==> flow/design.v <==
module CPU_6507(
	output [12:0] addr_bus,
	output reg [7:0] d_out,
	input [7:0] d_in,
	output reg wenb,
	input clk,
	input rstb,
	input rdy
);
reg [7:0] A;
reg [7:0] X;
reg [7:0] Y;
reg carry;
reg intr_disable;
reg overflow;
reg decimal;
reg [7:0] stack_ptr;
reg negative;
reg zero;
reg [15:0] PC;
reg [15:0] full_addr;
assign addr_bus = full_addr[12:0];
reg [7:0] addr_in_buff;
reg [7:0] I;
reg is_reset;
reg [3:0] phase;
wire [7:0] instr = phase == 1 ? d_in : I;
wire isNOP = instr == 8'hEA;
wire isLoadOrStore = instr[7:6] == 2'b10 && !isNOP && !(
		instr == 8'h90 ||
		instr == 8'hB0 ||
		instr[3:0] == 4'h8 ||
		instr[3:0] == 4'hA
	);
wire isLoad = isLoadOrStore && instr[5];
wire isStore = isLoadOrStore && !instr[5];
wire isJSR = instr == 8'h20;
wire isRTS = instr == 8'h60;
wire isRTI = instr == 8'h40;
wire isTransfer = instr == 8'h98 || instr == 8'hA8 || (instr[3:0] == 4'hA && instr[7:6] == 2'b10);
wire isBranch = instr[4:0] == 5'h10;
wire isJump = instr == 8'h4C || instr == 8'h6C;
wire isStack = ~instr[7] && instr[4:0] == 5'h08;
wire pull = instr[5];
wire isSpecial = (~instr[7] && instr[4:0] == 5'h18) || instr == 8'hB8 || instr == 8'hD8 || instr == 8'hF8;
wire isArith = !isLoadOrStore && !isNOP && !isTransfer && !isBranch && !isJump && !isTransfer && !isStack && !isSpecial;
wire isBreak = instr == 8'h00;
wire isImplied = instr[3:0] == 4'hA || instr[3:0] == 4'h8;
wire isImmediate = instr[4:0] == 5'h09 || instr[3:0] == 4'h02 || (instr[7] && ~instr[4] && instr[3:0] == 0); 
wire isIndexed = instr[4];
wire indexedByY = instr[3:0] == 4'h1 || instr[3:0] == 4'h9 || instr == 8'h96 || instr == 8'hB6 || instr == 8'hBE;
wire indexedIndirect = instr[4:0] == 5'h01;
wire indirectIndexed = instr[4:0] == 5'h11;
wire zeropage = (indexedIndirect || indirectIndexed || instr[3:2] == 2'b01) && !isImplied;
wire addr16 = !isImmediate && (instr[3:0] == 4'h9 || instr[3:2] == 2'b11 || instr == 8'h20) && !isImplied;
wire isCompare = (instr[7:5] == 3'b110 && instr[1:0] == 2'b01) || instr[3:0] == 4'h4 || instr[3:0] == 4'h0 || instr[3:0] == 4'hC;
wire isBit = instr == 8'h2C || instr == 8'h24;
wire [7:0] ALU_in1 = ~instr[0] && instr[3:0] != 4'hA && ~instr[7] ? d_in : (  
		instr[7] && instr[1:0] == 2'b00 ? (instr[5] ? X : Y) : (
		instr[7] && instr[1:0] == 2'b01 ? A : (
		(instr[7] && instr[1:0] == 2'b10 && instr != 8'hCA) || isBit ? d_in : (
		instr == 8'hCA ? X : (instr == 8'h88 ? Y : A)
	))));
wire [7:0] ALU_in2 = d_in;
wire [7:0] ALU_nin2 = ~d_in;
reg [8:0] ALU_res;
wire [7:0] ALU_sub = ALU_in1 - ALU_in2;
wire [7:0] ALU_sbc = ALU_sub - !carry;
wire [3:0] ALU_opsel = {instr[0], instr[7:5]};
wire [8:0] CMP_res = {1'b0, ALU_in1} + {1'b0, ALU_nin2} + 9'd1;
always @(*) begin
	case(ALU_opsel)
		0: ALU_res <= {ALU_in1, 1'b0};
		1: ALU_res <= {ALU_in1, carry};
		2: ALU_res <= {ALU_in1[0], 1'b0, ALU_in1[7:1]};
		3: ALU_res <= {ALU_in1[0], carry, ALU_in1[7:1]};
		4: ALU_res <= {carry, ALU_in1 - 1'b1};
		5: ALU_res <= {carry, ALU_in1};
		6: ALU_res <= instr == 8'hC8 ? {carry, ALU_in1 + 1'b1} : {carry, ALU_in1 - 1'b1};
		7: ALU_res <= {carry, ALU_in1 + 1'b1};
		8: ALU_res <= {carry, ALU_in1 | ALU_in2};
		9: ALU_res <= {carry, ALU_in1 & ALU_in2};
		10: ALU_res <= {carry, ALU_in1 ^ ALU_in2};
		11: ALU_res <= ALU_in1 + ALU_in2 + carry;
		12: ALU_res <= {carry, ALU_in1};
		13: ALU_res <= {carry, ALU_in1};
		14: ALU_res <= ALU_in1 + ALU_nin2 + 1'b1;
		15: ALU_res <= ALU_in1 + ALU_nin2 + carry;
	endcase
end
wire toA = !isLoadOrStore && !isCompare && (
		instr[3:0] == 4'h1 ||
		instr[3:0] == 4'h5 ||
		instr[3:0] == 4'h9 ||
		(instr[3:0] == 4'hA && ~instr[7]) ||
		instr[3:0] == 4'hD
	);
wire toY = instr == 8'hC8 || instr == 8'h88;
wire toX = instr == 8'hE8 || instr == 8'hCA;
wire toMem = (instr[3:0] == 4'hE || instr[3:0] == 4'h6) && !isLoadOrStore;
wire loadstoreTargetA = instr[1:0] == 2'b01;
wire loadstoreTargetX = instr[1:0] == 2'b10;
wire loadstoreTargetY = instr[1:0] == 2'b00;
wire [7:0] status_word = {negative, overflow, 1'b0, 1'b0, decimal, intr_disable, zero, carry};
reg should_branch;
always @(*) begin
	case(instr[7:5])
		0: should_branch <= negative == 1'b0;
		1: should_branch <= negative == 1'b1;
		2: should_branch <= overflow == 1'b0;
		3: should_branch <= overflow == 1'b1;
		4: should_branch <= carry == 1'b0;
		5: should_branch <= carry == 1'b1;
		6: should_branch <= zero == 1'b0;
		7: should_branch <= zero == 1'b1;
	endcase
end
wire [2:0] transfer_idx = {instr[1], instr[5:4]};
reg [7:0] transfer_source;
always @(*) begin
	case(transfer_idx)
		1: transfer_source <= Y;
		2: transfer_source <= A;
		4: transfer_source <= X;
		5: transfer_source <= X;
		6: transfer_source <= A;
		7: transfer_source <= stack_ptr;
		default: transfer_source <= A;
	endcase
end
always @(posedge clk) begin
	if(!rstb) begin
		d_out <= 8'h00;
		full_addr <= 16'h0000;
		phase <= 2;
		is_reset <= 1'b1;
		I <= 8'h00;  
		wenb <= 1'b1;
		carry <= 1'b0;
		addr_in_buff <= 8'h00;
		intr_disable <= 1'b1;
		overflow <= 1'b0;
		decimal <= 1'b0;
		stack_ptr <= 8'h00;
		negative <= 1'b0;
		A <= 8'h00;
		X <= 8'h00;
		Y <= 8'h00;
		zero <= 1'b1;
	end else if(rdy) begin
		phase <= phase + 1;
		if(phase == 0) begin
			wenb <= 1'b1;
			full_addr <= PC;
			PC <= PC + 1;
		end else if(phase == 1) begin
			I <= d_in;
			if(isNOP) begin
				phase <= 0;
			end else if(isStack) begin
				if(pull) begin
					full_addr <= {8'h01, stack_ptr + 1'b1};
					stack_ptr <= stack_ptr + 1'b1;
					wenb <= 1'b1;
					phase <= 4;
				end else begin
					full_addr <= {8'h01, stack_ptr};
					stack_ptr <= stack_ptr - 1'b1;
					wenb <= 1'b0;
					d_out <= instr[6] ? A : status_word;
					phase <= 0;
				end
			end else if(isSpecial) begin
				case(instr[7:5])
					0: carry <= 1'b0;
					1: carry <= 1'b1;
					2: intr_disable <= 1'b0;
					3: intr_disable <= 1'b1;
					5: overflow <= 1'b0;
					6: decimal <= 1'b0;
					7: decimal <= 1'b1;
				endcase
				phase <= 0;
			end else if(isRTS || isRTI) begin
				phase <= isRTS ? 14 : 13;
				full_addr <= {8'h01, stack_ptr + 1'b1};
				stack_ptr <= stack_ptr + 1;
				wenb <= 1'b1;
			end else if(isTransfer) begin
				case(transfer_idx)
					1: A <= transfer_source;
					2: Y <= transfer_source;
					4: A <= transfer_source;
					5: stack_ptr <= transfer_source;
					6: X <= transfer_source;
					7: X <= transfer_source;
				endcase
				if(transfer_idx != 5) begin
					negative <= transfer_source[7];
					zero <= transfer_source == 8'h00;
				end
				phase <= 0;
			end else begin
				if(isImmediate || isBranch) begin
					full_addr <= PC;
					PC <= PC + 1;
					phase <= 4;
				end
				if(zeropage || addr16 || isJump || isJSR) begin
					full_addr <= PC;
					PC <= PC + 1;
				end
			end
		end else if(phase == 2) begin
			if(isBreak) begin
				full_addr <= 16'hFFFC | (~is_reset << 1);
			end else begin
				if(zeropage) begin
					if(indexedIndirect) begin
						full_addr <= {8'h00, d_in + X};
						phase <= 8;
					end else if(indirectIndexed) begin
						full_addr <= {8'h00, d_in};
						phase <= 8;
					end else if(isIndexed) begin
						full_addr <= {8'h00, d_in + (indexedByY ? Y : X)};
						phase <= 4;
					end else begin
						full_addr <= {8'h00, d_in};
						phase <= 4;
					end
				end
				if(addr16 || isJump || isJSR) begin
					addr_in_buff <= d_in;
					full_addr <= PC;
					PC <= PC + 1;
					if(isJSR) begin
						phase <= 10;
					end
				end
			end
		end else if(phase == 3) begin
			if(isBreak) begin
				addr_in_buff <= d_in;
				full_addr <= full_addr | 1;
			end else if(addr16 || isJump) begin
				if(instr == 8'h6C) begin
					full_addr <= {d_in, addr_in_buff};
					phase <= 8;
				end else if(isIndexed) begin
					full_addr <= {d_in, addr_in_buff} + (indexedByY ? Y : X);
				end else begin
					full_addr <= {d_in, addr_in_buff};
				end
			end
		end else if(phase == 4) begin
			phase <= 0;
			if(isBreak) begin
				if(is_reset) begin
					PC <= {d_in, addr_in_buff};
				end else begin
					phase <= 10;
				end
				is_reset <= 1'b0;
			end else if(isStack) begin
				if(instr[6]) begin
					A <= d_in;
					negative <= d_in[7];
					zero <= d_in == 8'h00;
				end else begin
					negative <= d_in[7];
					overflow <= d_in[6];
					decimal <= d_in[3];
					intr_disable <= d_in[2];
					zero <= d_in[1];
					carry <= d_in[0];
				end
			end else if(isJump) begin
				PC <= full_addr;
			end else if(isBranch) begin
				if(should_branch) begin
					PC <= PC + {d_in[7], d_in[7], d_in[7], d_in[7], d_in[7], d_in[7], d_in[7], d_in[7], d_in};
				end
			end else if(isBit) begin
				negative <= ALU_in1[7];
				overflow <= ALU_in1[6];
				zero <= (A & d_in) == 8'h00;
			end else if(isLoadOrStore) begin
				if(isLoad) begin
					if(loadstoreTargetA) begin
						A <= d_in;
					end else if(loadstoreTargetX) begin
						X <= d_in;
					end else if(loadstoreTargetY) begin
						Y <= d_in;
					end
					negative <= d_in[7];
					zero <= d_in == 8'h00;
				end else if(isStore) begin
					if(loadstoreTargetA) begin
						d_out <= A;
					end else if(loadstoreTargetX) begin
						d_out <= X;
					end else if(loadstoreTargetY) begin
						d_out <= Y;
					end
					wenb <= 1'b0;
				end
			end else if(toMem) begin
				d_out <= ALU_res[7:0];
				wenb <= 1'b0;
				negative <= ALU_res[7];
				zero <= ALU_res[7:0] == 0;
				if(~instr[7]) begin
					carry <= ALU_res[8];
				end
			end else if(toA) begin
				A <= ALU_res[7:0];
				carry <= ALU_res[8];
				zero <= ALU_res[7:0] == 0;
				negative <= ALU_res[7];
				if(ALU_opsel == 4'd11 || ALU_opsel == 4'd15) begin
					overflow <= (ALU_in1[7] == (ALU_opsel == 4'd11 ? ALU_in2[7] : ALU_nin2[7])) && (ALU_res[7] != ALU_in1[7]);
				end
			end else if(toX) begin
				X <= ALU_res[7:0];
				zero <= ALU_res[7:0] == 0;
				negative <= ALU_res[7];
			end else if(toY) begin
				Y <= ALU_res[7:0];
				zero <= ALU_res[7:0] == 0;
				negative <= ALU_res[7];
			end else if(isCompare) begin
				carry <= CMP_res[8];
				zero <= CMP_res[7:0] == 0;
				negative <= CMP_res[7];
			end
		end else if(phase == 8) begin
			addr_in_buff <= d_in;
			full_addr <= {full_addr[15:8], full_addr[7:0] + 1'b1};
			wenb <= 1'b1;
		end else if(phase == 9) begin
			if(indirectIndexed) begin
				full_addr <= {d_in, addr_in_buff} + Y;
			end else begin
				full_addr <= {d_in, addr_in_buff};
			end
			phase <= 4;
		end else if(phase == 10) begin
			full_addr <= {8'h01, stack_ptr};
			d_out <= PC[15:8];
			PC[15:8] <= d_in;
			wenb <= 1'b0;
			stack_ptr <= stack_ptr - 1;
		end else if(phase == 11) begin
			full_addr <= {8'h01, stack_ptr};
			d_out <= PC[7:0];
			PC[7:0] <= addr_in_buff;
			wenb <= 1'b0;
			stack_ptr <= stack_ptr - 1;
			if(!isBreak) begin
				phase <= 0;
			end
		end else if(phase == 12) begin
			full_addr <= {8'h01, stack_ptr};
			d_out <= status_word;
			wenb <= 1'b0;
			stack_ptr <= stack_ptr - 1;
			phase <= 0;
			intr_disable <= 1'b1;
		end else if(phase == 13) begin
			negative <= d_in[7];
			overflow <= d_in[6];
			decimal <= d_in[3];
			intr_disable <= d_in[2];
			zero <= d_in[1];
			carry <= d_in[0];
			full_addr <= {8'h01, stack_ptr + 1'b1};
			stack_ptr <= stack_ptr + 1;
			wenb <= 1'b1;
		end else if(phase == 14) begin
			PC[7:0] <= d_in;
			full_addr <= {8'h01, stack_ptr + 1'b1};
			stack_ptr <= stack_ptr + 1;
			wenb <= 1'b1;
		end else if(phase == 15) begin
			PC[15:8] <= d_in;
			full_addr <= {8'h01, stack_ptr + 1'b1};
			wenb <= 1'b1;
			phase <= 0;
		end else begin
			phase <= 0;
		end
	end
end
endmodule
Tool chain data of CPU_6507
Tool output for the design above, in the order of the flow.
Lines are those of the file above, counted from 1.
Operators carry their Yosys type and port widths (W data, S select, Z words).
{"block": "setup", "top_module": "CPU_6507", "clock": "clk", "library": "sky130hd", "pvt_corner": "tt_025C_1v80"}

Word level
Source: Yosys, flattened and elaborated, memories not mapped. Widths are those after wreduce. Registers that Yosys merges into a memory's read port (data or address) are not register bits. Print and check cells do not count.
{"block": "word_totals", "register_bits": 100, "output_inout_bits": 22, "wordCells": 808}
{"block": "classes", "n_addsub": 21, "n_eq": 211, "mux": 419, "n_logic": 17, "reduce_and_logical": 119}
{"block": "ops", "cell": "$mux W8", "count": 186}
{"block": "ops", "cell": "$mux W16", "count": 28}
{"block": "ops", "cell": "$mux W1", "count": 167}
{"block": "ops", "cell": "$pmux W9 S14", "count": 1}
{"block": "ops", "cell": "$eq A8 B8 Y1 const B", "count": 15}
{"block": "ops", "cell": "$mux W4", "count": 30}
{"block": "ops", "cell": "$eq A4 B4 Y1 const B", "count": 22}
{"block": "ops", "cell": "$ne A5 B5 Y1 const B", "count": 16}
{"block": "ops", "cell": "$ne A6 B6 Y1 const B", "count": 13}
{"block": "ops", "cell": "$reduce_and A22 Y1", "count": 3}
{"block": "ops", "cell": "$ne A3 B3 Y1 const B", "count": 21}
{"block": "ops", "cell": "$ne A4 B4 Y1 const B", "count": 14}
{"block": "ops", "cell": "$reduce_and A24 Y1", "count": 2}
{"block": "ops", "cell": "$logic_not A8 Y1", "count": 6}
{"block": "ops", "cell": "$reduce_and A21 Y1", "count": 2}
{"block": "ops", "cell": "$logic_or A1 B1 Y1", "count": 40}
{"block": "ops", "cell": "$add A16 B8 Y16", "count": 2}
{"block": "ops", "cell": "$reduce_and A16 Y1", "count": 2}
{"block": "ops", "cell": "$ne A2 B2 Y1 const B", "count": 16}
{"block": "ops", "cell": "$eq A4 B3 Y1 const B", "count": 8}
{"block": "ops", "cell": "$add A8 B1 Y8 const B", "count": 4}
{"block": "ops", "cell": "$eq A8 B7 Y1 const B", "count": 4}
{"block": "ops", "cell": "$ne A7 B7 Y1 const B", "count": 4}
{"block": "ops", "cell": "$add A8 B8 Y9", "count": 3}
{"block": "ops", "cell": "$logic_and A1 B1 Y1", "count": 24}
{"block": "ops", "cell": "$ne A3 B1 Y1 const B", "count": 8}
{"block": "ops", "cell": "$eq A3 B3 Y1 const B", "count": 8}
{"block": "ops", "cell": "$sub A8 B1 Y8 const B", "count": 3}
Other operator kinds: 64; their cells: 135.

Depth
Yosys ltp: most cells in a row. Word level: on the elaborated netlist, between registers, memories and ports. Mapped: between sequential cells and ports; inverters and the memories' decode and read muxes count.
{"block": "logic_depth", "word_depth": 28, "ABC_AREA": 0, "ltp_mapped": 25, "depth_no_buf": 22}

Synthesis result
Yosys stat after the flow's synthesis: flattened, memories mapped to cells. It holds for the ABC_AREA given above (unset counts as 0); a run with the other value may have another netlist.
The area totals of this step are shown rounded.
{"block": "synth_totals", "cell_count": 2084, "mapped_area_mm2": 0.0147, "seqArea_mm2": 0.00216, "ffs": 100}
{"block": "types", "cell": "sky130_fd_sc_hd__dfxtp_1", "count": 84, "type_area_um2": 1.68E+03}
{"block": "types", "cell": "sky130_fd_sc_hd__ha_1", "count": 83, "type_area_um2": 1.04E+03}
{"block": "types", "cell": "sky130_fd_sc_hd__a21oi_1", "count": 172, "type_area_um2": 860.826}
{"block": "types", "cell": "sky130_fd_sc_hd__nand2_1", "count": 217, "type_area_um2": 814.531}
{"block": "types", "cell": "sky130_fd_sc_hd__nor2_1", "count": 202, "type_area_um2": 758.227}
{"block": "types", "cell": "sky130_fd_sc_hd__o21ai_0", "count": 133, "type_area_um2": 665.638}
{"block": "types", "cell": "sky130_fd_sc_hd__xnor2_1", "count": 65, "type_area_um2": 569.296}
{"block": "types", "cell": "sky130_fd_sc_hd__edfxtp_1", "count": 16, "type_area_um2": 480.461}
{"block": "types", "cell": "sky130_fd_sc_hd__clkbuf_1", "count": 121, "type_area_um2": 454.186}
{"block": "types", "cell": "sky130_fd_sc_hd__mux2i_1", "count": 44, "type_area_um2": 440.422}
{"block": "types", "cell": "sky130_fd_sc_hd__nand3_1", "count": 72, "type_area_um2": 360.346}
{"block": "types", "cell": "sky130_fd_sc_hd__a211oi_1", "count": 47, "type_area_um2": 352.838}
{"block": "types", "cell": "sky130_fd_sc_hd__nor3_1", "count": 66, "type_area_um2": 330.317}
{"block": "types", "cell": "sky130_fd_sc_hd__xor2_1", "count": 37, "type_area_um2": 324.061}
{"block": "types", "cell": "sky130_fd_sc_hd__o221ai_1", "count": 33, "type_area_um2": 289.027}
{"block": "types", "cell": "sky130_fd_sc_hd__o211ai_1", "count": 36, "type_area_um2": 270.259}
{"block": "types", "cell": "sky130_fd_sc_hd__a221oi_1", "count": 29, "type_area_um2": 253.994}
{"block": "types", "cell": "sky130_fd_sc_hd__inv_1", "count": 63, "type_area_um2": 236.477}
Other cell types: 91; their cells: 564.

Path before layout
OpenSTA on the mapped netlist: ideal clock, no wires. The path of least setup slack (recovery checks aside). Input and output delay are each 20% of the period. Register names are those of the netlist, which keeps one name where synthesis merged equal registers.
{"block": "synth_path", "kind": "input to register", "startpoint": "input d_in[2]", "endpoint": "register Y[7]", "tclk_ns": 9.0, "in_delay_ns": 1.800, "arrival_time_ns": 6.634, "path_slack_ns": 2.244, "delay_ns": 4.956, "stages": 23, "period_less_setup_slack_ns": 6.756}
"delay_ns" is the arrival time less input delay plus setup time.
"stages": output pins that drive a net of the path, with the launching flip-flop's if there is one; two outputs of one cell count as two.
"period_less_setup_slack_ns" is the clock period less the worst setup slack; recovery checks do not enter. This is arithmetic on one report: input and output delays are still those of the set period (20% each).
The rows between start and end are the longest chain of elaborated cells between them; the timing report does not say that the signal goes this way. Where chains are equally long, one stands for them.
A line is the first line of the expression or statement that the cell stems from. Yosys adds cells for indexed reads and writes and turns some case tables into memories.
A register here has more assigning lines than the two given.
{"block": "synth_via", "path_cell_list": "sky130_fd_sc_hd__buf_2 sky130_fd_sc_hd__or4b_4 sky130_fd_sc_hd__buf_6 sky130_fd_sc_hd__or4_4 sky130_fd_sc_hd__buf_6 sky130_fd_sc_hd__a21bo_1 sky130_fd_sc_hd__nand3_1 sky130_fd_sc_hd__a31oi_2 sky130_fd_sc_hd__nor2_1 sky130_fd_sc_hd__ha_1 sky130_fd_sc_hd__clkbuf_1 sky130_fd_sc_hd__a21o_1 sky130_fd_sc_hd__a21oi_1 sky130_fd_sc_hd__o21ai_0 sky130_fd_sc_hd__xnor2_1 sky130_fd_sc_hd__a41o_1 sky130_fd_sc_hd__a21oi_1 sky130_fd_sc_hd__o32a_1 sky130_fd_sc_hd__a211oi_1 sky130_fd_sc_hd__and2_1 sky130_fd_sc_hd__buf_6 sky130_fd_sc_hd__a211oi_1 sky130_fd_sc_hd__o311a_1", "elab_chain_len": 25}
{"block": "synth_rtl", "item": "start: declaration", "line_no": 4, "source": "input [7:0] d_in,"}
{"block": "synth_rtl", "item": "$mux W8", "line_no": 27, "source": "wire [7:0] instr = phase == 1 ? d_in : I;"}
{"block": "synth_rtl", "item": "$eq A8 B8 Y1", "line_no": 62, "source": "instr == 8'hCA ? X : (instr == 8'h88 ? Y : A)"}
{"block": "synth_rtl", "item": "$mux W8 (2 in a row)", "line_no": 62}
{"block": "synth_rtl", "item": "$mux W8", "line_no": 61, "source": "(instr[7] && instr[1:0] == 2'b10 && instr != 8'hCA) || isBit ? d_in : ("}
{"block": "synth_rtl", "item": "$mux W8", "line_no": 60, "source": "instr[7] && instr[1:0] == 2'b01 ? A : ("}
{"block": "synth_rtl", "item": "$mux W8", "line_no": 59, "source": "instr[7] && instr[1:0] == 2'b00 ? (instr[5] ? X : Y) : ("}
{"block": "synth_rtl", "item": "$mux W8", "line_no": 58, "source": "wire [7:0] ALU_in1 = ~instr[0] && instr[3:0] != 4'hA && ~instr[7] ? d_in : ("}
{"block": "synth_rtl", "item": "[10 not listed]"}
{"block": "synth_rtl", "item": "$mux W8", "line_no": 278, "source": "end else if(isJump) begin"}
{"block": "synth_rtl", "item": "$mux W8", "line_no": 265, "source": "end else if(isStack) begin"}
{"block": "synth_rtl", "item": "$mux W8", "line_no": 258, "source": "if(isBreak) begin"}
{"block": "synth_rtl", "item": "$mux W8", "line_no": 256, "source": "end else if(phase == 4) begin"}
{"block": "synth_rtl", "item": "$mux W8", "line_no": 242, "source": "end else if(phase == 3) begin"}
{"block": "synth_rtl", "item": "$mux W8", "line_no": 214, "source": "end else if(phase == 2) begin"}
{"block": "synth_rtl", "item": "$mux W8", "line_no": 156, "source": "end else if(phase == 1) begin"}
{"block": "synth_rtl", "item": "end: assignment", "line_no": 192, "source": "2: Y <= transfer_source;"}
{"block": "synth_rtl", "item": "end: assignment", "line_no": 295, "source": "Y <= d_in;"}
{"block": "synth_rtl", "item": "end: declaration", "line_no": 12, "source": "reg [7:0] Y;"}

Timing after layout
Path of least setup slack in the final report of run 1 (OpenROAD, finished layout, wires in). Where an end is a register, its clock arrival counts in the times.
{"block": "layout_path", "kind": "input to register", "startpoint": "input d_in[3]", "endpoint": "register Y[7]", "tclk_ns": 8.2, "in_delay_ns": 1.64, "arrival_time_ns": 7.86, "path_slack_ns": 0.61, "stages": 20}
The rows between start and end are the longest chain of elaborated cells between them; the timing report does not say that the signal goes this way. Where chains are equally long, one stands for them.
A register here has more assigning lines than the two given.
{"block": "layout_via", "path_cell_list": "sky130_fd_sc_hd__clkdlybuf4s50_1 sky130_fd_sc_hd__buf_4 sky130_fd_sc_hd__nor2b_1 sky130_fd_sc_hd__nand4_1 sky130_fd_sc_hd__a32oi_1 sky130_fd_sc_hd__and2_1 sky130_fd_sc_hd__a31oi_2 sky130_fd_sc_hd__nor2_1 sky130_fd_sc_hd__ha_1 sky130_fd_sc_hd__a21o_1 sky130_fd_sc_hd__a21oi_1 sky130_fd_sc_hd__o21ai_0 sky130_fd_sc_hd__xnor2_1 sky130_fd_sc_hd__a41o_1 sky130_fd_sc_hd__a21oi_1 sky130_fd_sc_hd__o32a_1 sky130_fd_sc_hd__a211oi_1 sky130_fd_sc_hd__and2_1 sky130_fd_sc_hd__a211oi_1 sky130_fd_sc_hd__o311a_1", "elab_chain_len": 25}
{"block": "layout_rtl", "item": "start: declaration", "line_no": 4, "source": "input [7:0] d_in,"}
{"block": "layout_rtl", "item": "$mux W8", "line_no": 27, "source": "wire [7:0] instr = phase == 1 ? d_in : I;"}
{"block": "layout_rtl", "item": "$eq A8 B8 Y1", "line_no": 62, "source": "instr == 8'hCA ? X : (instr == 8'h88 ? Y : A)"}
{"block": "layout_rtl", "item": "$mux W8 (2 in a row)", "line_no": 62}
{"block": "layout_rtl", "item": "$mux W8", "line_no": 61, "source": "(instr[7] && instr[1:0] == 2'b10 && instr != 8'hCA) || isBit ? d_in : ("}
{"block": "layout_rtl", "item": "$mux W8", "line_no": 60, "source": "instr[7] && instr[1:0] == 2'b01 ? A : ("}
{"block": "layout_rtl", "item": "$mux W8", "line_no": 59, "source": "instr[7] && instr[1:0] == 2'b00 ? (instr[5] ? X : Y) : ("}
{"block": "layout_rtl", "item": "$mux W8", "line_no": 58, "source": "wire [7:0] ALU_in1 = ~instr[0] && instr[3:0] != 4'hA && ~instr[7] ? d_in : ("}
{"block": "layout_rtl", "item": "[10 not listed]"}
{"block": "layout_rtl", "item": "$mux W8", "line_no": 278, "source": "end else if(isJump) begin"}
{"block": "layout_rtl", "item": "$mux W8", "line_no": 265, "source": "end else if(isStack) begin"}
{"block": "layout_rtl", "item": "$mux W8", "line_no": 258, "source": "if(isBreak) begin"}
{"block": "layout_rtl", "item": "$mux W8", "line_no": 256, "source": "end else if(phase == 4) begin"}
{"block": "layout_rtl", "item": "$mux W8", "line_no": 242, "source": "end else if(phase == 3) begin"}
{"block": "layout_rtl", "item": "$mux W8", "line_no": 214, "source": "end else if(phase == 2) begin"}
{"block": "layout_rtl", "item": "$mux W8", "line_no": 156, "source": "end else if(phase == 1) begin"}
{"block": "layout_rtl", "item": "end: assignment", "line_no": 192, "source": "2: Y <= transfer_source;"}
{"block": "layout_rtl", "item": "end: assignment", "line_no": 295, "source": "Y <= d_in;"}
{"block": "layout_rtl", "item": "end: declaration", "line_no": 12, "source": "reg [7:0] Y;"}

Hand-over note for CPU_6507

CPU_6507 through Yosys and OpenROAD on sky130hd: 3 stored runs, unordered, with their settings and measured results. The constraints put input and output delay at 20% of the set period each and load the outputs with 0.01 pF.
By "timing.worst_path_ns" is meant the share of the clock period that the worst setup path is allowed (20% is reserved at inputs, 20% at outputs), minus its slack. Clock arrival times at its registers enter into it.
By "total_power_uw" is meant OpenSTA's value without simulated activity: inputs other than the clock are taken to toggle once in ten clock periods, and the tool carries that through the logic.
Results are given in rounded form.

{"run": "run 1", "settings": { "CORE_UTILIZATION": 40, "SETUP_SLACK_MARGIN": -0.78, "period_ns": 8.2, "CAP_MARGIN": 20, "CORE_MARGIN": 2, "SLEW_MARGIN": 20 }, "results": { "tns_ns": 0.000, "final_setup_ws_ns": 0.614, "yosys.chip_area_mm2": 0.0147, "design.die.area_mm2": 0.0383, "total_power_uw": 3160, "timing.worst_path_ns": 5.95, "worstPathKind": "input to register", "final_cell_area_mm2": 0.0157 }}
{"run": "run 2", "settings": { "ABC_AREA": 0, "CELL_PAD_IN_SITES_GLOBAL_PLACEMENT": 3, "CORE_UTILIZATION": 23, "CTS_CLUSTER_SIZE": 29, "GPL_ROUTABILITY_DRIVEN": 0, "MAX_ROUTING_LAYER": "met4", "MIN_ROUTING_LAYER": "met2", "PLACE_DENSITY": 0.37, "SETUP_SLACK_MARGIN": 0.99, "SLEW_MARGIN": 40, "TNS_END_PERCENT": 65, "period_ns": 7.79, "CAP_MARGIN": 20, "CORE_MARGIN": 2 }, "results": { "tns_ns": 0.000, "final_setup_ws_ns": 1.04, "yosys.chip_area_mm2": 0.0147, "design.die.area_mm2": 0.0659, "total_power_uw": 3920, "timing.worst_path_ns": 5.19, "worstPathKind": "input to register", "final_cell_area_mm2": 0.0169 }}
{"run": "run 3", "settings": { "CORE_UTILIZATION": 40, "period_ns": 9.0, "CAP_MARGIN": 20, "CORE_MARGIN": 2, "SLEW_MARGIN": 20 }, "results": { "tns_ns": 0.000, "final_setup_ws_ns": 1.00, "yosys.chip_area_mm2": 0.0147, "design.die.area_mm2": 0.0383, "total_power_uw": 2870, "timing.worst_path_ns": 6.20, "worstPathKind": "input to register", "final_cell_area_mm2": 0.0156 }}

End of note.
